==> flow/design.v <==
`timescale 1ns / 1ns
module mux2_1(in_0,in_1,switch,out);
	input[14:0] in_0,in_1;					
	input 					switch;
	output[14:0] out;					
 	reg [14:0] out;					
	always@(in_0 or in_1 or switch) 
		begin
			case(switch)
				1'b0: out = in_1;
				1'b1: out = in_0;
				default: out= 0;
			endcase
		end
endmodule
`timescale 1ns / 1ns
module mux4_1(in_0,in_1,in_2,in_3,mux_sel,out);
 	input[14:0]		in_0, in_1, in_2, in_3;	
	input[1:0]			mux_sel;
	output[14:0] out;			
	reg[14:0] out;			
	always@(in_0 or in_1 or in_2 or in_3 or mux_sel)
		begin
			case(mux_sel)
			 2'b00 : out = in_0;
			 2'b01 : out = in_1;
			 2'b10 : out = in_2;
			 2'b11 : out = in_3;
			 default: out = 0;
			endcase
		end
endmodule 
`timescale 1ns / 1ns
module f_mux8_4(in0_0, in1_0, in2_0, in3_0, in0_1, in1_1, in2_1, in3_1, switch, out_0, out_1, out_2, out_3);
	input[14:0]		in0_0, in1_0, in2_0, in3_0, in0_1, in1_1, in2_1, in3_1;
	input      		switch;
	output[14:0] out_0, out_1, out_2, out_3;		
	mux2_1 M0(.in_0(in0_0), .in_1(in0_1), .switch(switch), .out(out_0));
	mux2_1 M1(.in_0(in1_0), .in_1(in1_1), .switch(switch), .out(out_1));
	mux2_1 M2(.in_0(in2_0), .in_1(in2_1), .switch(switch), .out(out_2));
	mux2_1 M3(.in_0(in3_0), .in_1(in3_1), .switch(switch), .out(out_3));
endmodule
`timescale 1ns / 1ns
module top_mux(in0_0_0, in0_1_0, in0_2_0, in0_3_0, 					
					  in0_0_1, in0_1_1, in0_2_1, in0_3_1,
 					 in1_0_0, in1_1_0, in1_2_0, in1_3_0, 
					 in1_0_1, in1_1_1, in1_2_1, in1_3_1,
 					 in2_0_0, in2_1_0, in2_2_0, in2_3_0, 
					 in2_0_1, in2_1_1, in2_2_1, in2_3_1,
 					 in3_0_0, in3_1_0, in3_2_0, in3_3_0, 
					 in3_0_1, in3_1_1, in3_2_1, in3_3_1,
					 switch,mux_sel,
					 out0_0, out0_1, out0_2, out0_3,
					 out1_0, out1_1, out1_2, out1_3,
					 out2_0, out2_1, out2_2, out2_3,
					 out3_0, out3_1, out3_2, out3_3);
	input[1:0] mux_sel;
	input switch;
	input[14:0] in0_0_0, in0_1_0, in0_2_0, in0_3_0, 						
					  in0_0_1, in0_1_1, in0_2_1, in0_3_1,		
 					 in1_0_0, in1_1_0, in1_2_0, in1_3_0, 		
					 in1_0_1, in1_1_1, in1_2_1, in1_3_1,		
 					 in2_0_0, in2_1_0, in2_2_0, in2_3_0, 		
					 in2_0_1, in2_1_1, in2_2_1, in2_3_1,		
 					 in3_0_0, in3_1_0, in3_2_0, in3_3_0, 		
					 in3_0_1, in3_1_1, in3_2_1, in3_3_1;		
	output[14:0] 	out0_0, out0_1, out0_2, out0_3,					
					 		out1_0, out1_1, out1_2, out1_3,
					 		out2_0, out2_1, out2_2, out2_3,
							out3_0, out3_1, out3_2, out3_3;
	  wire[14:0] m0_0, m0_1, m0_2, m0_3, 						
 						 m1_0, m1_1, m1_2, m1_3, 	
 						 m2_0, m2_1, m2_2, m2_3,	
 						 m3_0, m3_1, m3_2, m3_3; 	
	f_mux8_4 F0(.in0_0(in0_0_0), .in1_0(in0_1_0), .in2_0(in0_2_0), .in3_0(in0_3_0), .in0_1(in0_0_1), .in1_1(in0_1_1), .in2_1(in0_2_1), .in3_1(in0_3_1), .switch(switch), .out_0(m0_0), .out_1(m0_1), .out_2(m0_2), .out_3(m0_3));
	f_mux8_4 F1(.in0_0(in1_0_0), .in1_0(in1_1_0), .in2_0(in1_2_0), .in3_0(in1_3_0), .in0_1(in1_0_1), .in1_1(in1_1_1), .in2_1(in1_2_1), .in3_1(in1_3_1), .switch(switch), .out_0(m1_0), .out_1(m1_1), .out_2(m1_2), .out_3(m1_3));
	f_mux8_4 F2(.in0_0(in2_0_0), .in1_0(in2_1_0), .in2_0(in2_2_0), .in3_0(in2_3_0), .in0_1(in2_0_1), .in1_1(in2_1_1), .in2_1(in2_2_1), .in3_1(in2_3_1), .switch(switch), .out_0(m2_0), .out_1(m2_1), .out_2(m2_2), .out_3(m2_3));
	f_mux8_4 F3(.in0_0(in3_0_0), .in1_0(in3_1_0), .in2_0(in3_2_0), .in3_0(in3_3_0), .in0_1(in3_0_1), .in1_1(in3_1_1), .in2_1(in3_2_1), .in3_1(in3_3_1), .switch(switch), .out_0(m3_0), .out_1(m3_1), .out_2(m3_2), .out_3(m3_3));
	mux4_1 M0_0(.in_0(m0_0), .in_1(m1_0), .in_2(m2_0), .in_3(m3_0), .mux_sel(mux_sel), .out(out0_0));
	mux4_1 M0_1(.in_0(m0_1), .in_1(m1_1), .in_2(m2_1), .in_3(m3_1), .mux_sel(mux_sel), .out(out0_1));
	mux4_1 M0_2(.in_0(m0_2), .in_1(m1_2), .in_2(m2_2), .in_3(m3_2), .mux_sel(mux_sel), .out(out0_2));
	mux4_1 M0_3(.in_0(m0_3), .in_1(m1_3), .in_2(m2_3), .in_3(m3_3), .mux_sel(mux_sel), .out(out0_3));
	mux4_1 M1_0(.in_0(m1_0), .in_1(m2_0), .in_2(m3_0), .in_3(m0_0), .mux_sel(mux_sel), .out(out1_0));
	mux4_1 M1_1(.in_0(m1_1), .in_1(m2_1), .in_2(m3_1), .in_3(m0_1), .mux_sel(mux_sel), .out(out1_1));
	mux4_1 M1_2(.in_0(m1_2), .in_1(m2_2), .in_2(m3_2), .in_3(m0_2), .mux_sel(mux_sel), .out(out1_2));
	mux4_1 M1_3(.in_0(m1_3), .in_1(m2_3), .in_2(m3_3), .in_3(m0_3), .mux_sel(mux_sel), .out(out1_3));
	mux4_1 M2_0(.in_0(m2_0), .in_1(m3_0), .in_2(m0_0), .in_3(m1_0), .mux_sel(mux_sel), .out(out2_0));
	mux4_1 M2_1(.in_0(m2_1), .in_1(m3_1), .in_2(m0_1), .in_3(m1_1), .mux_sel(mux_sel), .out(out2_1));
	mux4_1 M2_2(.in_0(m2_2), .in_1(m3_2), .in_2(m0_2), .in_3(m1_2), .mux_sel(mux_sel), .out(out2_2));
	mux4_1 M2_3(.in_0(m2_3), .in_1(m3_3), .in_2(m0_3), .in_3(m1_3), .mux_sel(mux_sel), .out(out2_3));
	mux4_1 M3_0(.in_0(m3_0), .in_1(m0_0), .in_2(m1_0), .in_3(m2_0), .mux_sel(mux_sel), .out(out3_0));
	mux4_1 M3_1(.in_0(m3_1), .in_1(m0_1), .in_2(m1_1), .in_3(m2_1), .mux_sel(mux_sel), .out(out3_1));
	mux4_1 M3_2(.in_0(m3_2), .in_1(m0_2), .in_2(m1_2), .in_3(m2_2), .mux_sel(mux_sel), .out(out3_2));
	mux4_1 M3_3(.in_0(m3_3), .in_1(m0_3), .in_2(m1_3), .in_3(m2_3), .mux_sel(mux_sel), .out(out3_3));
endmodule
`timescale 1ns / 1ns
module demux1_4( in, mux_sel, out_0, out_1, out_2, out_3);
	input[14:0] in;
	input [1:0] mux_sel;
	output[14:0]  out_0, out_1, out_2, out_3;
	assign out_0 = in;
	assign out_1 = in;
	assign out_2 = in;
	assign out_3 = in;
endmodule
`timescale 1ns / 1ns
module demux1_8( in, switch , mux_sel, out0_0 , out0_1, out1_0 , out1_1, out2_0 , out2_1, out3_0, out3_1);
	input[14:0] in;
	input switch;
	input [1:0] mux_sel;
	output[14:0] out0_0 , out0_1, out1_0 , out1_1, out2_0 , out2_1, out3_0, out3_1;
	wire [14:0] wire_0, wire_1;
	demux1_4 d0( .in(wire_0), .mux_sel(mux_sel), .out_0(out0_0), .out_1(out1_0), .out_2(out2_0), .out_3(out3_0));
	demux1_4 d1( .in(wire_1), .mux_sel(mux_sel), .out_0(out0_1), .out_1(out1_1), .out_2(out2_1), .out_3(out3_1));
	assign wire_0 = in;
	assign wire_1 = in;
endmodule
`timescale 1ns / 1ns
module weight_table0(clk, rst, in_0, in_1 , in_2, in_3, weight_sum);
	input clk,rst;
	input [7:0] in_0,in_1,in_2,in_3;   
	output [14:0] weight_sum;
	reg[14:0] mult_0,mult_1,mult_2,mult_3;
	reg[14:0] temp_0,temp_1,temp_2,temp_3;
	reg[14:0] weight_sum;
	always@(in_1 or in_2 or in_3 or in_0) 
   begin
	  mult_0 = 15'b0;
	  mult_1 = {in_1,7'b0};
	  mult_2 = 15'b0;
	  mult_3 = 15'b0;
   end
	always@(posedge clk) 
	 begin
	  temp_0 <= mult_0;
	  temp_1 <= mult_1;
	  temp_2 <= mult_2;
	  temp_3 <= mult_3;
	 end
  always@(temp_0 or temp_1	or temp_2	or temp_3	)
	 begin
		weight_sum = temp_0 + temp_1	+ temp_2	+temp_3;
	 end	
endmodule
`timescale 1ns / 1ns
module weight_table1(clk, rst, in_0, in_1 , in_2, in_3, weight_sum);
	input clk,rst;
	input [7:0] in_0,in_1,in_2,in_3;   
	output [14:0] weight_sum;
	reg[14:0] mult_0,mult_1,mult_2,mult_3;
	reg[14:0] temp_0,temp_1,temp_2,temp_3;
	reg[14:0] weight_sum;
	always@(in_1 or in_2 or in_3 or in_0) 
   begin
	  mult_0 = {4'b0,in_0,3'b0} + {7'b0,in_0};
	  mult_1 = {1'b0,in_1,6'b0} + {2'b0,in_1,5'b0} + {4'b0,in_1,3'b0} + {5'b0,in_1,2'b0} + {6'b0,in_1,1'b0} + {7'b0,in_1};
	  mult_2 = {3'b0,in_2,4'b0} + {4'b0,in_2,3'b0} + {5'b0,in_2,2'b0} + {7'b0,in_2};
	  mult_3 = {6'b0,in_3,1'b0} + {7'b0,in_3};
   end
	always@(posedge clk) 
	 begin
	  temp_0 <= mult_0;
	  temp_1 <= mult_1;
	  temp_2 <= mult_2;
	  temp_3 <= mult_3;
	 end
  always@(temp_0 or temp_1	or temp_2	or temp_3	)
	 begin
		weight_sum =  temp_1 - temp_0	+ temp_2	- temp_3;
	 end	
endmodule
`timescale 1ns / 1ns
module weight_table2(clk, rst, in_0, in_1 , in_2, in_3, weight_sum);
	input clk,rst;
	input [7:0] in_0,in_1,in_2,in_3;   
	output [14:0] weight_sum;
	reg[14:0] mult_0,mult_1,mult_2,mult_3;
	reg[14:0] temp_0,temp_1,temp_2,temp_3;
	reg[14:0] weight_sum;
	always@(in_1 or in_2 or in_3 or in_0) 
   begin
	  mult_0 = {4'b0,in_0,3'b0};
	  mult_1 = {1'b0,in_1,6'b0} + {4'b0,in_1,3'b0};
	  mult_2 = {1'b0,in_2,6'b0} + {4'b0,in_2,3'b0};
	  mult_3 = {4'b0,in_3,3'b0};
   end
	always@(posedge clk) 
	 begin
	  temp_0 <= mult_0;
	  temp_1 <= mult_1;
	  temp_2 <= mult_2;
	  temp_3 <= mult_3;
	 end
  always@(temp_0 or temp_1	or temp_2	or temp_3	)
	 begin
		weight_sum = temp_1 - temp_0	+ temp_2	- temp_3;
	 end	
endmodule
`timescale 1ns / 1ns
module weight_table3(clk, rst, in_0, in_1 , in_2, in_3, weight_sum);
	input clk,rst;
	input [7:0] in_0,in_1,in_2,in_3;   
	output [14:0] weight_sum;
	reg[14:0] mult_0,mult_1,mult_2,mult_3;
	reg[14:0] temp_0,temp_1,temp_2,temp_3;
	reg[14:0] weight_sum;
	always@(in_1 or in_2 or in_3 or in_0) 
   begin
	  mult_0 = {6'b0,in_0,1'b0} + {7'b0,in_0};
	  mult_1 = {3'b0,in_1,4'b0} + {4'b0,in_1,3'b0} + {5'b0,in_1,2'b0} + {7'b0,in_1};
	  mult_2 = {1'b0,in_2,6'b0} + {2'b0,in_2,5'b0} + {4'b0,in_2,3'b0} + {5'b0,in_2,2'b0} + {6'b0,in_2,1'b0} + {7'b0,in_2};
	  mult_3 = {4'b0,in_3,3'b0} + {7'b0,in_3};
   end
	always@(posedge clk) 
	 begin
	  temp_0 <= mult_0;
	  temp_1 <= mult_1;
	  temp_2 <= mult_2;
	  temp_3 <= mult_3;
	 end
  always@(temp_0 or temp_1	or temp_2	or temp_3	)
	 begin
		weight_sum = temp_1 - temp_0	+ temp_2	- temp_3;
	 end	
endmodule
`timescale 1ns / 1ns
module y_weight_table0(clk, rst, in_0, in_1 , in_2, in_3, weight_sum);
	input clk,rst;
	input [14:0] in_0,in_1,in_2,in_3;   
	output [7:0] weight_sum;
   reg[14:0] weight_sum_temp;
	reg[21:0] mult_0,mult_1,mult_2,mult_3;
	reg[21:0] temp_0,temp_1,temp_2,temp_3;
	always@(in_1 or in_2 or in_3 or in_0) 
   begin
	  mult_0 = 22'b0;
	  mult_1 = {in_1,7'b0};
	  mult_2 = 22'b0;
	  mult_3 = 22'b0;
   end
	always@(posedge clk) 
	 begin
	  temp_0 <= mult_0;
	  temp_1 <= mult_1;
	  temp_2 <= mult_2;
	  temp_3 <= mult_3;
	 end
  always@(temp_0 or temp_1	or temp_2	or temp_3	)
	 begin
		weight_sum_temp = temp_0[21:7] + temp_1[21:7]	+ temp_2[21:7]	+temp_3[21:7];
	 end	
	assign weight_sum = weight_sum_temp[14:7];
endmodule
`timescale 1ns / 1ns
module y_weight_table1(clk, rst, in_0, in_1 , in_2, in_3, weight_sum);
	input clk,rst;
	input [14:0] in_0,in_1,in_2,in_3;   
	output [7:0] weight_sum;
	reg[21:0] mult_0,mult_1,mult_2,mult_3;
	reg[21:0] temp_0,temp_1,temp_2,temp_3;
	reg[14:0] weight_sum_temp;
	always@(in_1 or in_2 or in_3 or in_0) 
   begin
	  mult_0 = {4'b0,in_0,3'b0} + {7'b0,in_0};
	  mult_1 = {1'b0,in_1,6'b0} + {2'b0,in_1,5'b0} + {4'b0,in_1,3'b0} + {5'b0,in_1,2'b0} + {6'b0,in_1,1'b0} + {7'b0,in_1};
	  mult_2 = {3'b0,in_2,4'b0} + {4'b0,in_2,3'b0} + {5'b0,in_2,2'b0} + {7'b0,in_2};
	  mult_3 = {6'b0,in_3,1'b0} + {7'b0,in_3};
   end
	always@(posedge clk) 
	 begin
	  temp_0 <= mult_0;
	  temp_1 <= mult_1;
	  temp_2 <= mult_2;
	  temp_3 <= mult_3;
	 end
  always@(temp_0 or temp_1	or temp_2	or temp_3	)
	 begin
		weight_sum_temp = temp_1[21:7] - temp_0[21:7]	+ temp_2[21:7]	- temp_3[21:7];
	 end	
  assign weight_sum = weight_sum_temp[14:7];
endmodule
`timescale 1ns / 1ns
module y_weight_table2(clk, rst, in_0, in_1 , in_2, in_3, weight_sum);
	input clk,rst;
	input [14:0] in_0,in_1,in_2,in_3;   
	output [7:0] weight_sum;
	reg[21:0] mult_0,mult_1,mult_2,mult_3;
	reg[21:0] temp_0,temp_1,temp_2,temp_3;
	reg[14:0] weight_sum_temp;
	always@(in_1 or in_2 or in_3 or in_0) 
   begin
	  mult_0 = {4'b0,in_0,3'b0};
	  mult_1 = {1'b0,in_1,6'b0} + {4'b0,in_1,3'b0};
	  mult_2 = {1'b0,in_2,6'b0} + {4'b0,in_2,3'b0};
	  mult_3 = {4'b0,in_3,3'b0};
   end
	always@(posedge clk) 
	 begin
	  temp_0 <= mult_0;
	  temp_1 <= mult_1;
	  temp_2 <= mult_2;
	  temp_3 <= mult_3;
	 end
  always@(temp_0 or temp_1	or temp_2	or temp_3	)
	 begin
		weight_sum_temp = temp_1[21:7] - temp_0[21:7]	+ temp_2[21:7]	- temp_3[21:7];
	 end	
  assign weight_sum = weight_sum_temp[14:7];
endmodule
`timescale 1ns / 1ns
module y_weight_table3(clk, rst, in_0, in_1 , in_2, in_3, weight_sum);
	input clk,rst;
	input [14:0] in_0,in_1,in_2,in_3;   
	output [7:0] weight_sum;
	reg[21:0] mult_0,mult_1,mult_2,mult_3;
	reg[21:0] temp_0,temp_1,temp_2,temp_3;
	reg[14:0] weight_sum_temp;
	always@(in_1 or in_2 or in_3 or in_0) 
   begin
	  mult_0 = {6'b0,in_0,1'b0} + {7'b0,in_0};
	  mult_1 = {3'b0,in_1,4'b0} + {5'b0,in_1,2'b0} + {4'b0,in_1,3'b0} + {7'b0,in_1};
	  mult_2 = {1'b0,in_2,6'b0} + {2'b0,in_2,5'b0} + {4'b0,in_2,3'b0} + {5'b0,in_2,2'b0} + {6'b0,in_2,1'b0} + {7'b0,in_2};
	  mult_3 = {4'b0,in_3,3'b0} + {7'b0,in_3};
   end
	always@(posedge clk) 
	 begin
	  temp_0 <= mult_0;
	  temp_1 <= mult_1;
	  temp_2 <= mult_2;
	  temp_3 <= mult_3;
	 end
  always@(temp_0 or temp_1	or temp_2	or temp_3	)
	 begin
		weight_sum_temp = temp_1[21:7] - temp_0[21:7]	+ temp_2[21:7]	- temp_3[21:7];
	 end	
  assign weight_sum = weight_sum_temp[14:7];
endmodule
`timescale 1ns / 1ns
module input_array(clk, rst, act, in, out_0, out_1, out_2, out_3);
 input clk,rst,act;
 input[7:0] in;
 output [7:0] out_0, out_1, out_2, out_3;
 reg [7:0]input_array_0 [0:3];
 reg [7:0]input_array_1 [0:3];
 reg [7:0]input_array_2 [0:3];
 reg [7:0]input_array_3 [0:3];
 reg [1:0] count;
 reg [7:0] out_0, out_1, out_2, out_3;
 reg enable;
 always@(posedge clk or negedge rst) 
 begin
  if(!rst)
   count <= 2'b00;
 else
   begin
    case(act)
     1'b0:
 			count <= count;
     1'b1: begin
   				  if(count==2'b11)
     					 count<= 2'b00;
    				  else
             count <= count+1; 
          end 
	  endcase
   end
 end
 always@(posedge clk)
  begin
   if(act==0) begin
  					 input_array_3[0] <= input_array_3[0];
 					 input_array_3[3] <= input_array_3[3];
  					 input_array_3[2] <= input_array_3[2];
 					 input_array_3[1] <= input_array_3[1];
  					 input_array_2[0] <= input_array_2[0];
 					 input_array_2[3] <= input_array_2[3];
  					 input_array_2[2] <= input_array_2[2];
 					 input_array_2[1] <= input_array_2[1];
  					 input_array_1[0] <= input_array_1[0];
 					 input_array_1[3] <= input_array_1[3];
  					 input_array_1[2] <= input_array_1[2];
 					 input_array_1[1] <= input_array_1[1];
  					 input_array_0[0] <= input_array_0[0];
 					 input_array_0[3] <= input_array_0[3];
  					 input_array_0[2] <= input_array_0[2];
 					 input_array_0[1] <= input_array_0[1];
          end
  else begin
     case(count)		 
  		  3'b00 : begin 
  					 input_array_0[0] <= in;
 					 input_array_3[3] <= input_array_3[2];
  					 input_array_3[2] <= input_array_3[1];
 					 input_array_3[1] <= input_array_3[0];
           end
   		  3'b01 : begin
	           input_array_1[0] <= in;
 					 input_array_0[3] <= input_array_0[2];
  					 input_array_0[2] <= input_array_0[1];
 					 input_array_0[1] <= input_array_0[0];
           end
    		 3'b10 : begin
             input_array_2[0] <= in;
 					 input_array_1[3] <= input_array_1[2];
  					 input_array_1[2] <= input_array_1[1];
 					 input_array_1[1] <= input_array_1[0];
           end
    	  3'b11 : begin
             input_array_3[0] <= in;
 					 input_array_2[3] <= input_array_2[2];
  					 input_array_2[2] <= input_array_2[1];
 					 input_array_2[1] <= input_array_2[0];
           end
     endcase
    end
   end 
 always @ (count or input_array_0[0] or input_array_0[1] or input_array_0[2] or input_array_0[3]or input_array_1[0] or input_array_1[1] or input_array_1[2] or input_array_1[3]or input_array_2[0] or input_array_2[1] or input_array_2[2] or input_array_2[3]or input_array_3[0] or input_array_3[1] or input_array_3[2] or input_array_3[3])
  begin
   case(count)
    2'b01 : begin
					  out_0 = input_array_0[0];
					  out_1 = input_array_0[1];
					  out_2 = input_array_0[2];
					  out_3 = input_array_0[3];
           end
    2'b10 : begin
					  out_0 = input_array_1[0];
					  out_1 = input_array_1[1];
					  out_2 = input_array_1[2];
					  out_3 = input_array_1[3];
           end
    2'b11 : begin
					  out_0 = input_array_2[0];
					  out_1 = input_array_2[1];
					  out_2 = input_array_2[2];
					  out_3 = input_array_2[3];
           end
    2'b00 : begin
					  out_0 = input_array_3[0];
					  out_1 = input_array_3[1];
					  out_2 = input_array_3[2];
					  out_3 = input_array_3[3];
           end
   endcase
end 
endmodule
`timescale 1ns / 1ns
module bicubic(clk, rst, act, in, out_0, out_1, out_2, out_3);
	input clk,rst,act;
	input [7:0] in;
  wire oooooooooooooooo;
	wire [7:0] in_0,in_1,in_2,in_3;   
	output [7:0] out_0, out_1, out_2, out_3;
	wire [1:0] ooooooooooo;
	wire[14:0] x_weight_sum_0;
	wire[14:0] x_weight_sum_1;
	wire[14:0] x_weight_sum_2;
	wire[14:0] x_weight_sum_3;
	wire[7:0] y_weight_sum_0;	
	wire[7:0] y_weight_sum_1;
	wire[7:0] y_weight_sum_2;
	wire[7:0] y_weight_sum_3;
	 input_array A(.clk(clk), .rst(rst), .act(act), .in(in),
					.out_0(in_3), .out_1(in_2), .out_2(in_1), .out_3(in_0));
	reg[14:0] array0_0 [3:0];
	reg[14:0] array0_1 [3:0];
	reg[14:0] array1_0 [3:0];
	reg[14:0] array1_1 [3:0];
	reg[14:0] array2_0 [3:0];
	reg[14:0] array2_1 [3:0];
	reg[14:0] array3_0 [3:0];
	reg[14:0] array3_1 [3:0];
	reg[1:0] mux_sel;
	reg switch;
	wire[14:0] dm0_0_0, dm0_1_0, dm0_2_0, dm0_3_0, 				
					  dm0_0_1, dm0_1_1, dm0_2_1, dm0_3_1,
 					 dm1_0_0, dm1_1_0, dm1_2_0, dm1_3_0, 
					 dm1_0_1, dm1_1_1, dm1_2_1, dm1_3_1,
 					 dm2_0_0, dm2_1_0, dm2_2_0, dm2_3_0, 
					 dm2_0_1, dm2_1_1, dm2_2_1, dm2_3_1,
 					 dm3_0_0, dm3_1_0, dm3_2_0, dm3_3_0, 
					 dm3_0_1, dm3_1_1, dm3_2_1, dm3_3_1;
  wire[14:0]  array0_0_0, array0_1_0, array0_2_0, array0_3_0, 					
					  array0_0_1, array0_1_1, array0_2_1, array0_3_1,
 					 array1_0_0, array1_1_0, array1_2_0, array1_3_0, 
					 array1_0_1, array1_1_1, array1_2_1, array1_3_1,
 					 array2_0_0, array2_1_0, array2_2_0, array2_3_0, 
					 array2_0_1, array2_1_1, array2_2_1, array2_3_1,
 					 array3_0_0, array3_1_0, array3_2_0, array3_3_0, 
					 array3_0_1, array3_1_1, array3_2_1, array3_3_1;
	wire[14:0]  y_in0_0,y_in0_1,y_in0_2,y_in0_3,				
					  y_in1_0,y_in1_1,y_in1_2,y_in1_3,
					  y_in2_0,y_in2_1,y_in2_2,y_in2_3,
					  y_in3_0,y_in3_1,y_in3_2,y_in3_3;
	assign array0_0_0= array0_0[0];		
	assign array0_1_0= array0_0[1];		
	assign array0_2_0= array0_0[2];		
	assign array0_3_0= array0_0[3];		
	assign array1_0_0= array1_0[0];		
	assign array1_1_0= array1_0[1];		
	assign array1_2_0= array1_0[2];		
	assign array1_3_0= array1_0[3];		
	assign array2_0_0= array2_0[0];		
	assign array2_1_0= array2_0[1];		
	assign array2_2_0= array2_0[2];		
	assign array2_3_0= array2_0[3];		
	assign array3_0_0= array3_0[0];		
	assign array3_1_0= array3_0[1];		
	assign array3_2_0= array3_0[2];		
	assign array3_3_0= array3_0[3];		
	assign array0_0_1= array0_1[0];		
	assign array0_1_1= array0_1[1];		
	assign array0_2_1= array0_1[2];		
	assign array0_3_1= array0_1[3];		
	assign array1_0_1= array1_1[0];		
	assign array1_1_1= array1_1[1];		
	assign array1_2_1= array1_1[2];		
	assign array1_3_1= array1_1[3];		
	assign array2_0_1= array2_1[0];		
	assign array2_1_1= array2_1[1];		
	assign array2_2_1= array2_1[2];		
	assign array2_3_1= array2_1[3];		
	assign array3_0_1= array3_1[0];		
	assign array3_1_1= array3_1[1];		
	assign array3_2_1= array3_1[2];		
	assign array3_3_1= array3_1[3];		
	assign out_0 = y_weight_sum_0;
	assign out_1 = y_weight_sum_1;
	assign out_2 = y_weight_sum_2;
	assign out_3 = y_weight_sum_3;
	weight_table0 x0(.clk(clk), .rst(rst), .in_0(in_0), .in_1(in_1), .in_2(in_2), .in_3(in_3), .weight_sum(x_weight_sum_0));
	weight_table1 x1(.clk(clk), .rst(rst), .in_0(in_0), .in_1(in_1), .in_2(in_2), .in_3(in_3), .weight_sum(x_weight_sum_1));
	weight_table2 x2(.clk(clk), .rst(rst), .in_0(in_0), .in_1(in_1), .in_2(in_2), .in_3(in_3), .weight_sum(x_weight_sum_2));
	weight_table3 x3(.clk(clk), .rst(rst), .in_0(in_0), .in_1(in_1), .in_2(in_2), .in_3(in_3), .weight_sum(x_weight_sum_3));
	demux1_8 dm0( .in(x_weight_sum_0), .switch(switch) , .mux_sel(mux_sel), .out0_0(dm0_0_0) , .out0_1(dm0_0_1), .out1_0(dm0_1_0) , .out1_1(dm0_1_1), .out2_0(dm0_2_0) , .out2_1(dm0_2_1), .out3_0(dm0_3_0), .out3_1(dm0_3_1));
	demux1_8 dm1( .in(x_weight_sum_1), .switch(switch) , .mux_sel(mux_sel), .out0_0(dm1_0_0) , .out0_1(dm1_0_1), .out1_0(dm1_1_0) , .out1_1(dm1_1_1), .out2_0(dm1_2_0) , .out2_1(dm1_2_1), .out3_0(dm1_3_0), .out3_1(dm1_3_1));
	demux1_8 dm2( .in(x_weight_sum_2), .switch(switch) , .mux_sel(mux_sel), .out0_0(dm2_0_0) , .out0_1(dm2_0_1), .out1_0(dm2_1_0) , .out1_1(dm2_1_1), .out2_0(dm2_2_0) , .out2_1(dm2_2_1), .out3_0(dm2_3_0), .out3_1(dm2_3_1));
	demux1_8 dm3( .in(x_weight_sum_3), .switch(switch) , .mux_sel(mux_sel), .out0_0(dm3_0_0) , .out0_1(dm3_0_1), .out1_0(dm3_1_0) , .out1_1(dm3_1_1), .out2_0(dm3_2_0) , .out2_1(dm3_2_1), .out3_0(dm3_3_0), .out3_1(dm3_3_1));
	top_mux top(.in0_0_0(array0_0_0), .in0_1_0(array0_1_0), .in0_2_0(array0_2_0), .in0_3_0(array0_3_0), 					
					  .in0_0_1(array0_0_1), .in0_1_1(array0_1_1), .in0_2_1(array0_2_1), .in0_3_1(array0_3_1),
						.in1_0_0(array1_0_0), .in1_1_0(array1_1_0), .in1_2_0(array1_2_0), .in1_3_0(array1_3_0), 							
						.in1_0_1(array1_0_1), .in1_1_1(array1_1_1), .in1_2_1(array1_2_1), .in1_3_1(array1_3_1),							
						.in2_0_0(array2_0_0), .in2_1_0(array2_1_0), .in2_2_0(array2_2_0), .in2_3_0(array2_3_0), 							
						.in2_0_1(array2_0_1), .in2_1_1(array2_1_1), .in2_2_1(array2_2_1), .in2_3_1(array2_3_1),									
 						.in3_0_0(array3_0_0), .in3_1_0(array3_1_0), .in3_2_0(array3_2_0), .in3_3_0(array3_3_0), 							
						.in3_0_1(array3_0_1), .in3_1_1(array3_1_1), .in3_2_1(array3_2_1), .in3_3_1(array3_3_1),	
						.switch(switch), .mux_sel(mux_sel),					
					 .out0_0(y_in0_0), .out0_1(y_in0_1), .out0_2(y_in0_2), .out0_3(y_in0_3),
					 .out1_0(y_in1_0), .out1_1(y_in1_1), .out1_2(y_in1_2), .out1_3(y_in1_3),
					 .out2_0(y_in2_0), .out2_1(y_in2_1), .out2_2(y_in2_2), .out2_3(y_in2_3),
					 .out3_0(y_in3_0), .out3_1(y_in3_1), .out3_2(y_in3_2), .out3_3(y_in3_3));
	y_weight_table0 y0(.clk(clk), .rst(rst), .in_0(y_in0_0), .in_1(y_in0_1), .in_2(y_in0_2), .in_3(y_in0_3), .weight_sum(y_weight_sum_0));
	y_weight_table1 y1(.clk(clk), .rst(rst), .in_0(y_in1_0), .in_1(y_in1_1), .in_2(y_in1_2), .in_3(y_in1_3), .weight_sum(y_weight_sum_1));
	y_weight_table2 y2(.clk(clk), .rst(rst), .in_0(y_in2_0), .in_1(y_in2_1), .in_2(y_in2_2), .in_3(y_in2_3), .weight_sum(y_weight_sum_2));
	y_weight_table3 y3(.clk(clk), .rst(rst), .in_0(y_in3_0), .in_1(y_in3_1), .in_2(y_in3_2), .in_3(y_in3_3), .weight_sum(y_weight_sum_3));
	always@(posedge clk or negedge rst)
	 begin
		if(!rst)
			mux_sel <=2'b10;
		else begin
		 case(act)
       1'b0: mux_sel <= mux_sel;
       1'b1: begin 
		 				if(mux_sel == 2'b11)
				 			mux_sel <= 2'b00;
						else
				 			mux_sel <= mux_sel +1;
					  end
 		  endcase
      end
	  end
	always@(posedge clk or negedge rst) 
	 begin
		if(!rst)
			switch <= 1;
		else
		 if(mux_sel == 2'b11)
			switch <= !switch;
		 else 
			switch <=switch;
	 end
	always@(posedge clk )
	  begin
			case({switch,mux_sel})
					3'b000: begin  
									array0_0[0] <= dm0_0_0;
									array1_0[0] <= dm1_0_0;
									array2_0[0] <= dm2_0_0;
									array3_0[0] <= dm3_0_0;
								 end
					3'b001: begin  
									array0_0[1] <= dm0_1_0;
									array1_0[1] <= dm1_1_0;
									array2_0[1] <= dm2_1_0;
									array3_0[1] <= dm3_1_0;
								 end
					3'b010: begin  
									array0_0[2] <= dm0_2_0;
									array1_0[2] <= dm1_2_0;
									array2_0[2] <= dm2_2_0;
									array3_0[2] <= dm3_2_0;
								 end
					3'b011: begin  
									array0_0[3] <= dm0_3_0;
									array1_0[3] <= dm1_3_0;
									array2_0[3] <= dm2_3_0;
									array3_0[3] <= dm3_3_0;
								 end
					3'b100: begin  
									array0_1[0] <= dm0_0_1;
									array1_1[0] <= dm1_0_1;
									array2_1[0] <= dm2_0_1;
									array3_1[0] <= dm3_0_1;
								 end
					3'b101: begin  
									array0_1[1] <= dm0_1_1;
									array1_1[1] <= dm1_1_1;
									array2_1[1] <= dm2_1_1;
									array3_1[1] <= dm3_1_1;
								 end
					3'b110: begin  
									array0_1[2] <= dm0_2_1;
									array1_1[2] <= dm1_2_1;
									array2_1[2] <= dm2_2_1;
									array3_1[2] <= dm3_2_1;
								 end
					3'b111: begin  
									array0_1[3] <= dm0_3_1;
									array1_1[3] <= dm1_3_1;
									array2_1[3] <= dm2_3_1;
									array3_1[3] <= dm3_3_1;
								 end
	 			endcase
	  end
endmodule
# --- Step by step through the tools: bicubic ---
# Each step is given for the RTL above and for the edited RTL.
# "orig" refers to lines of the RTL above, "edited" to lines of the edited file.
# "change": "edited" minus "orig" as printed here.
# Operators carry their Yosys type and port widths (W data, S select, Z words).
design:
  top: "bicubic"
  clock: "clk"
  lib: "sky130hd"
  lib_corner: "tt_025C_1v80"

# --- Edit of the RTL ---
# Unified diff, file above to edited file.
# The edit is scripted: it alters the design's behaviour and was not made to optimise anything.
# begin of diff
@@ -516,5 +516,7 @@
 	assign array1_1_1= array1_1[1];		
 	assign array1_2_1= array1_1[2];		
-	assign array1_3_1= array1_1[3];		
+	reg [14:0] array1_3_1_r;
+	always @(posedge clk) array1_3_1_r <= array1_1[3];		
+	assign array1_3_1 = array1_3_1_r;
 	assign array2_0_1= array2_1[0];		
 	assign array2_1_1= array2_1[1];		
# end of diff

# --- Elaborated design ---
# Source: Yosys, flattened and elaborated. Widths are those after wreduce. Registers that Yosys merges into a memory's read port (data or address) are not register bits. Print and check cells do not count. Equal cells are merged and count once.
word_totals:
  columns: ["element", "orig", "edited", "change"]
  rows:
  - ["ff_bits", 996, 1011, 15]
  - ["inputBits", 11, 11, 0]
  - ["output_inout_bits", 32, 32, 0]
op_classes:
  columns: ["element", "orig", "edited", "change"]
  rows:
  - ["n_addsub", 64, 64, 0]
  - ["equal", 13, 13, 0]
  - ["mux", 37, 37, 0]
  - ["n_logic", 1, 1, 0]
  - ["reduce_logical", 8, 8, 0]
# Unchanged operator kinds not shown: 37.

# --- Depth ---
# Yosys ltp: most cells in a row. Word level: on the elaborated netlist, between registers, memories and ports. Mapped: between sequential cells and ports; inverters and the memories' decode and read muxes count.
logic_depth:
  columns: ["element", "orig", "edited", "change"]
  rows:
  - ["word_depth", 8, 8, 0]
  - ["ABC_AREA", "0", "0", null]
  - ["mapped_depth", 30, 32, 2]
  - ["depth_no_buf", 24, 25, 1]

# --- Mapped cells and area ---
# The flow's flattened synthesis, as Yosys stat reports it; memories are mapped. The netlist is that of the ABC_AREA named above (0 if unset); the other value can give another one.
mapped:
  columns: ["element", "orig", "edited", "change"]
  rows:
  - ["cell_count", 4426, 4390, -36]
  - ["synth_area_um2", 50367.1, 50339.5, -27.6]
  - ["flip_flops", 828, 843, 15]
  - ["n_buf", 124, 123, -1]
by_type:
  columns: ["type", "orig", "edited", "change"]
  rows:
  - ["sky130_fd_sc_hd__a21oi_1", 195, 215, 20]
  - ["sky130_fd_sc_hd__dfxtp_1", 295, 310, 15]
  - ["sky130_fd_sc_hd__nor2_1", 348, 334, -14]
  - ["sky130_fd_sc_hd__mux2i_1", 140, 126, -14]
  - ["sky130_fd_sc_hd__nand2_1", 157, 144, -13]
  - ["sky130_fd_sc_hd__mux2_2", 99, 109, 10]
  - ["sky130_fd_sc_hd__inv_1", 618, 626, 8]
  - ["sky130_fd_sc_hd__o21ai_0", 112, 104, -8]
  - ["sky130_fd_sc_hd__o22a_1", 11, 3, -8]
  - ["sky130_fd_sc_hd__a21o_1", 67, 61, -6]
  - ["sky130_fd_sc_hd__o221ai_1", 12, 6, -6]
  - ["sky130_fd_sc_hd__or2_2", 12, 6, -6]
  - ["sky130_fd_sc_hd__a221o_1", 7, 1, -6]
  - ["sky130_fd_sc_hd__clkbuf_1", 68, 73, 5]
  - ["sky130_fd_sc_hd__o22ai_1", 56, 51, -5]
  - ["sky130_fd_sc_hd__o21a_1", 54, 59, 5]
  - ["sky130_fd_sc_hd__o21bai_1", 35, 40, 5]
  - ["sky130_fd_sc_hd__buf_1", 31, 26, -5]
# Unchanged cell types not shown: 15.
# The list need not be complete.
# The figures by module come from a second, unflattened synthesis with its own total; it is not the netlist above.
unflattened:
  columns: ["element", "orig", "edited", "change"]
  rows:
  - ["cells_unflattened", 4710, 4736, 26]
  - ["hier_area_um2", 61826.8, 62145.9, 319.1]
# Rows give one instance, submodules left out.
by_module_orig:
  columns: ["module", "n_inst", "n_cells", "mod_area_um2"]
  rows:
  - ["bicubic", 1, 502, 14630.3]
  - ["y_weight_table1", 1, 664, 6498.7]
  - ["mux4_1", 16, 18, 392.9]
  - ["y_weight_table3", 1, 621, 6231.0]
  - ["input_array", 1, 257, 4902.2]
  - ["weight_table3", 1, 498, 4834.6]
  - ["weight_table1", 1, 488, 4814.6]
  - ["mux2_1", 16, 17, 237.7]
  - ["demux1_4", 8, 60, 450.4]
  - ["y_weight_table2", 1, 360, 3394.5]
  - ["weight_table2", 1, 256, 2451.1]
  - ["weight_table0", 1, 16, 216.5]
  - ["y_weight_table0", 1, 8, 160.2]
  - ["demux1_8", 4, 0, 0.0]
# orig: Further modules, not shown: 2.
by_module_edited:
  columns: ["module", "n_inst", "n_cells", "mod_area_um2"]
  rows:
  - ["bicubic", 1, 517, 14930.6]
  - ["y_weight_table1", 1, 664, 6498.7]
  - ["mux4_1", 16, 18, 392.9]
  - ["y_weight_table3", 1, 632, 6249.7]
  - ["input_array", 1, 257, 4902.2]
  - ["weight_table3", 1, 498, 4834.6]
  - ["weight_table1", 1, 488, 4814.6]
  - ["mux2_1", 16, 17, 237.7]
  - ["demux1_4", 8, 60, 450.4]
  - ["y_weight_table2", 1, 360, 3394.5]
  - ["weight_table2", 1, 256, 2451.1]
  - ["weight_table0", 1, 16, 216.5]
  - ["y_weight_table0", 1, 8, 160.2]
  - ["demux1_8", 4, 0, 0.0]
# edited: Further modules, not shown: 2.

# --- Timing after synthesis ---
# OpenSTA on the mapped netlist: ideal clock, no wires. The path of least setup slack (recovery checks aside). Input and output delay are each 20% of the period. Register names are those of the netlist, which keeps one name where synthesis merged equal registers.
synth_timing:
  columns: ["element", "orig", "edited", "change"]
  rows:
  - ["path_kind", "register to register", "register to register", null]
  - ["from", "register switch", "register switch", null]
  - ["to", "register y3.temp_2[21]", "register y3.temp_2[21]", null]
  - ["clock_period_ns", 10.0, 10.0, 0.0]
  - ["setup_ns", 0.072, 0.118, 0.046]
  - ["t_first_pin_ns", 0.000, 0.000, 0.000]
  - ["arrival_time_ns", 7.258, 6.803, -0.455]
  - ["t_required_ns", 9.928, 9.882, -0.046]
  - ["path_slack_ns", 2.669, 3.079, 0.410]
  - ["path_delay_ns", 7.330, 6.921, -0.409]
  - ["path_stages", 29, 29, 0]
  - ["n_path_buf", 10, 9, -1]
  - ["synth_period_reached_ns", 7.331, 6.921, -0.410]
# "path_delay_ns" = arrival - input delay + setup time.
# "path_stages" counts driving pins, that of a launching flip-flop among them; a cell with two outputs on the path counts twice.
# "synth_period_reached_ns" is the clock period less the worst setup slack; recovery checks do not enter. This is arithmetic on one report: input and output delays are still those of the set period (20% each).
# Between the ends stands the longest chain of elaborated cells between them, by number of cells; it is not shown to be the way that was timed. Of several equally long chains one is given.
# Each line given opens the expression or statement behind the cell; cells for indexed reads and writes are added by Yosys, which also makes memories of some case tables.
# At most two assigning lines are given for a register; there are more.
synth_via_orig:
  cell_sequence: "sky130_fd_sc_hd__dfstp_2 -> sky130_fd_sc_hd__buf_6 -> sky130_fd_sc_hd__buf_6 -> sky130_fd_sc_hd__buf_4 -> sky130_fd_sc_hd__buf_2 -> sky130_fd_sc_hd__buf_4 -> sky130_fd_sc_hd__buf_4 -> sky130_fd_sc_hd__buf_2 -> sky130_fd_sc_hd__buf_4 -> sky130_fd_sc_hd__buf_2 -> sky130_fd_sc_hd__buf_2 -> sky130_fd_sc_hd__mux2_2 -> sky130_fd_sc_hd__a22oi_1 -> sky130_fd_sc_hd__inv_1 -> sky130_fd_sc_hd__fa_1 -> sky130_fd_sc_hd__fa_1 -> sky130_fd_sc_hd__inv_1 -> sky130_fd_sc_hd__fa_1 -> sky130_fd_sc_hd__inv_1 -> sky130_fd_sc_hd__ha_1 -> sky130_fd_sc_hd__o21a_1 -> sky130_fd_sc_hd__a2111oi_0 -> sky130_fd_sc_hd__o311ai_0 -> sky130_fd_sc_hd__o21a_1 -> sky130_fd_sc_hd__o31a_1 -> sky130_fd_sc_hd__nor4_1 -> sky130_fd_sc_hd__a21oi_1 -> sky130_fd_sc_hd__a21oi_1 -> sky130_fd_sc_hd__xnor2_1"
  elab_chain_cells: 8
synth_rtl_orig:
  columns: ["element", "line", "rtl"]
  rows:
  - ["start, declared", 474, "reg switch;"]
  - ["start, assigned", 578, "switch <= !switch;"]
  - ["start, assigned", 580, "switch <=switch;"]
  - ["$not A1 Y1", 9, "case(switch)"]
  - ["$pmux W15 S2", 9, null]
  - ["$pmux W15 S4", 24, "case(mux_sel)"]
  - ["$add A21 B20 Y22", 322, "mult_2 = {1'b0,in_2,6'b0} + {2'b0,in_2,5'b0} + {4'b0,in_2,3'b0} + {5'b0,in_2,2'b0} + {6'b0,in_2,1'b0} + {7'b0, ..."]
  - ["$add A22 B18 Y22", 322, null]
  - ["$add A22 B17 Y22", 322, null]
  - ["$add A22 B16 Y22", 322, null]
  - ["$add A22 B15 Y22", 322, null]
  - ["end, assigned", 329, "temp_2 <= mult_2;"]
  - ["end, declared", 316, "reg[21:0] temp_0,temp_1,temp_2,temp_3;"]
synth_via_edited:
  cell_sequence: "sky130_fd_sc_hd__dfstp_2 -> sky130_fd_sc_hd__buf_6 -> sky130_fd_sc_hd__buf_6 -> sky130_fd_sc_hd__buf_4 -> sky130_fd_sc_hd__buf_4 -> sky130_fd_sc_hd__buf_2 -> sky130_fd_sc_hd__buf_4 -> sky130_fd_sc_hd__buf_4 -> sky130_fd_sc_hd__buf_2 -> sky130_fd_sc_hd__buf_1 -> sky130_fd_sc_hd__mux2_2 -> sky130_fd_sc_hd__a22oi_1 -> sky130_fd_sc_hd__inv_1 -> sky130_fd_sc_hd__fa_1 -> sky130_fd_sc_hd__fa_1 -> sky130_fd_sc_hd__inv_1 -> sky130_fd_sc_hd__fa_1 -> sky130_fd_sc_hd__inv_1 -> sky130_fd_sc_hd__ha_1 -> sky130_fd_sc_hd__inv_1 -> sky130_fd_sc_hd__o21bai_1 -> sky130_fd_sc_hd__a21oi_1 -> sky130_fd_sc_hd__o21ai_0 -> sky130_fd_sc_hd__a41oi_1 -> sky130_fd_sc_hd__o31ai_1 -> sky130_fd_sc_hd__nor2_1 -> sky130_fd_sc_hd__o21ai_0 -> sky130_fd_sc_hd__a21oi_1 -> sky130_fd_sc_hd__xnor2_1"
  elab_chain_cells: 8
synth_rtl_edited:
  columns: ["element", "line", "rtl"]
  rows:
  - ["start, declared", 474, "reg switch;"]
  - ["start, assigned", 580, "switch <= !switch;"]
  - ["start, assigned", 582, "switch <=switch;"]
  - ["$not A1 Y1", 9, "case(switch)"]
  - ["$pmux W15 S2", 9, null]
  - ["$pmux W15 S4", 24, "case(mux_sel)"]
  - ["$add A21 B20 Y22", 322, "mult_2 = {1'b0,in_2,6'b0} + {2'b0,in_2,5'b0} + {4'b0,in_2,3'b0} + {5'b0,in_2,2'b0} + {6'b0,in_2,1'b0} + {7'b0, ..."]
  - ["$add A22 B18 Y22", 322, null]
  - ["$add A22 B17 Y22", 322, null]
  - ["$add A22 B16 Y22", 322, null]
  - ["$add A22 B15 Y22", 322, null]
  - ["end, assigned", 329, "temp_2 <= mult_2;"]
  - ["end, declared", 316, "reg[21:0] temp_0,temp_1,temp_2,temp_3;"]

# --- Timing after layout ---
# From the final timing report of each run of pair A: the path of least setup slack in the routed layout; clock arrival at registers is part of the times.
layout_timing:
  columns: ["element", "orig", "edited", "change"]
  rows:
  - ["path_kind", "register to output", "register to output", null]
  - ["from", "register y2.temp_3[7]", "register y2.temp_3[7]", null]
  - ["to", "output out_2[7]", "output out_2[5]", null]
  - ["clock_period_ns", 10.0, 10.0, 0.0]
  - ["t_first_pin_ns", 0.71, 0.69, -0.02]
  - ["arrival_time_ns", 5.23, 5.44, 0.21]
  - ["t_required_ns", 8.00, 8.00, 0.00]
  - ["path_slack_ns", 2.77, 2.56, -0.21]
  - ["path_stages", 18, 19, 1]
  - ["n_path_buf", 1, 1, 0]
# Between the ends stands the longest chain of elaborated cells between them, by number of cells; it is not shown to be the way that was timed. Of several equally long chains one is given.
layout_via_orig:
  cell_sequence: "sky130_fd_sc_hd__dfxtp_1 -> sky130_fd_sc_hd__inv_1 -> sky130_fd_sc_hd__fa_1 -> sky130_fd_sc_hd__inv_1 -> sky130_fd_sc_hd__fa_1 -> sky130_fd_sc_hd__inv_1 -> sky130_fd_sc_hd__ha_1 -> sky130_fd_sc_hd__and3b_1 -> sky130_fd_sc_hd__o21a_1 -> sky130_fd_sc_hd__o21a_1 -> sky130_fd_sc_hd__o21ai_0 -> sky130_fd_sc_hd__a21oi_1 -> sky130_fd_sc_hd__nor3_1 -> sky130_fd_sc_hd__nor3_1 -> sky130_fd_sc_hd__a41o_1 -> sky130_fd_sc_hd__o41ai_1 -> sky130_fd_sc_hd__xnor2_1 -> sky130_fd_sc_hd__clkdlybuf4s50_1"
  elab_chain_cells: 1
layout_rtl_orig:
  columns: ["element", "line", "rtl"]
  rows:
  - ["start, declared", 288, "reg[21:0] temp_0,temp_1,temp_2,temp_3;"]
  - ["start, assigned", 302, "temp_3 <= mult_3;"]
  - ["$sub A15 B11 Y15", 306, "weight_sum_temp = temp_1[21:7] - temp_0[21:7] + temp_2[21:7] - temp_3[21:7];"]
  - ["end, declared", 453, "output [7:0] out_0, out_1, out_2, out_3;"]
layout_via_edited:
  cell_sequence: "sky130_fd_sc_hd__dfxtp_1 -> sky130_fd_sc_hd__inv_1 -> sky130_fd_sc_hd__fa_1 -> sky130_fd_sc_hd__inv_1 -> sky130_fd_sc_hd__fa_1 -> sky130_fd_sc_hd__inv_1 -> sky130_fd_sc_hd__ha_1 -> sky130_fd_sc_hd__and3b_1 -> sky130_fd_sc_hd__o21a_1 -> sky130_fd_sc_hd__o21a_1 -> sky130_fd_sc_hd__o21a_1 -> sky130_fd_sc_hd__o21a_1 -> sky130_fd_sc_hd__o21ai_0 -> sky130_fd_sc_hd__a2111oi_0 -> sky130_fd_sc_hd__o21a_1 -> sky130_fd_sc_hd__o21ai_0 -> sky130_fd_sc_hd__nor2b_1 -> sky130_fd_sc_hd__xnor2_1 -> sky130_fd_sc_hd__clkdlybuf4s50_1"
  elab_chain_cells: 1
layout_rtl_edited:
  columns: ["element", "line", "rtl"]
  rows:
  - ["start, declared", 288, "reg[21:0] temp_0,temp_1,temp_2,temp_3;"]
  - ["start, assigned", 302, "temp_3 <= mult_3;"]
  - ["$sub A15 B11 Y15", 306, "weight_sum_temp = temp_1[21:7] - temp_0[21:7] + temp_2[21:7] - temp_3[21:7];"]
  - ["end, declared", 453, "output [7:0] out_0, out_1, out_2, out_3;"]

# --- Measured runs ---
# Runs of the flow (Yosys, OpenROAD) on both versions; the two runs of a pair have the same settings. The constraints put input and output delay at 20% of the set period each and load the outputs with 0.01 pF.
settings_pair_A:
  CORE_UTILIZATION: 40
  period_ns: 10.0
  CAP_MARGIN: 20
  CORE_MARGIN: 2
  SLEW_MARGIN: 20
results_pair_A:
  columns: ["element", "orig", "edited", "change"]
  rows:
  - ["synth_chip_area_um2", 50367.1, 50339.5, -27.6]
  - ["dieArea_um2", 128773.0, 128702.0, -71.0]
  - ["layout_stdcell_area_um2", 55948.7, 56162.6, 213.9]
  - ["fin_util_frac", 0.447, 0.448, 0.001]
  - ["fin_ws_ns", 2.766, 2.556, -0.210]
  - ["fin_tns_ns", 0.000, 0.000, 0.000]
  - ["fin_hold_ws_ns", 0.436, 0.289, -0.147]
  - ["achieved_period_ns", 7.234, 7.444, 0.210]
settings_pair_B:
  ABC_AREA: 0
  CORE_MARGIN: 4
  CORE_UTILIZATION: 46
  GPL_TIMING_DRIVEN: 0
  PLACE_DENSITY_LB_ADDON: 0.06
  SETUP_SLACK_MARGIN: -0.7
  SLEW_MARGIN: 0
  TNS_END_PERCENT: 85
  period_ns: 8.57
  CAP_MARGIN: 20
results_pair_B:
  columns: ["element", "orig", "edited", "change"]
  rows:
  - ["synth_chip_area_um2", 50367.1, 50339.5, -27.6]
  - ["dieArea_um2", 114853.0, 114789.0, -64.0]
  - ["layout_stdcell_area_um2", 56177.6, 56098.8, -78.8]
  - ["fin_util_frac", 0.516, 0.516, 0.000]
  - ["fin_ws_ns", -0.290, -0.116, 0.174]
  - ["fin_tns_ns", -1.125, -0.116, 1.009]
  - ["fin_hold_ws_ns", 0.440, 0.318, -0.122]
  - ["achieved_period_ns", 8.860, 8.686, -0.174]
# "achieved_period_ns": clock period set for the run, less the worst setup slack. It is reckoned from that one timing run; input and output delays stay at 20% of the period that was set.
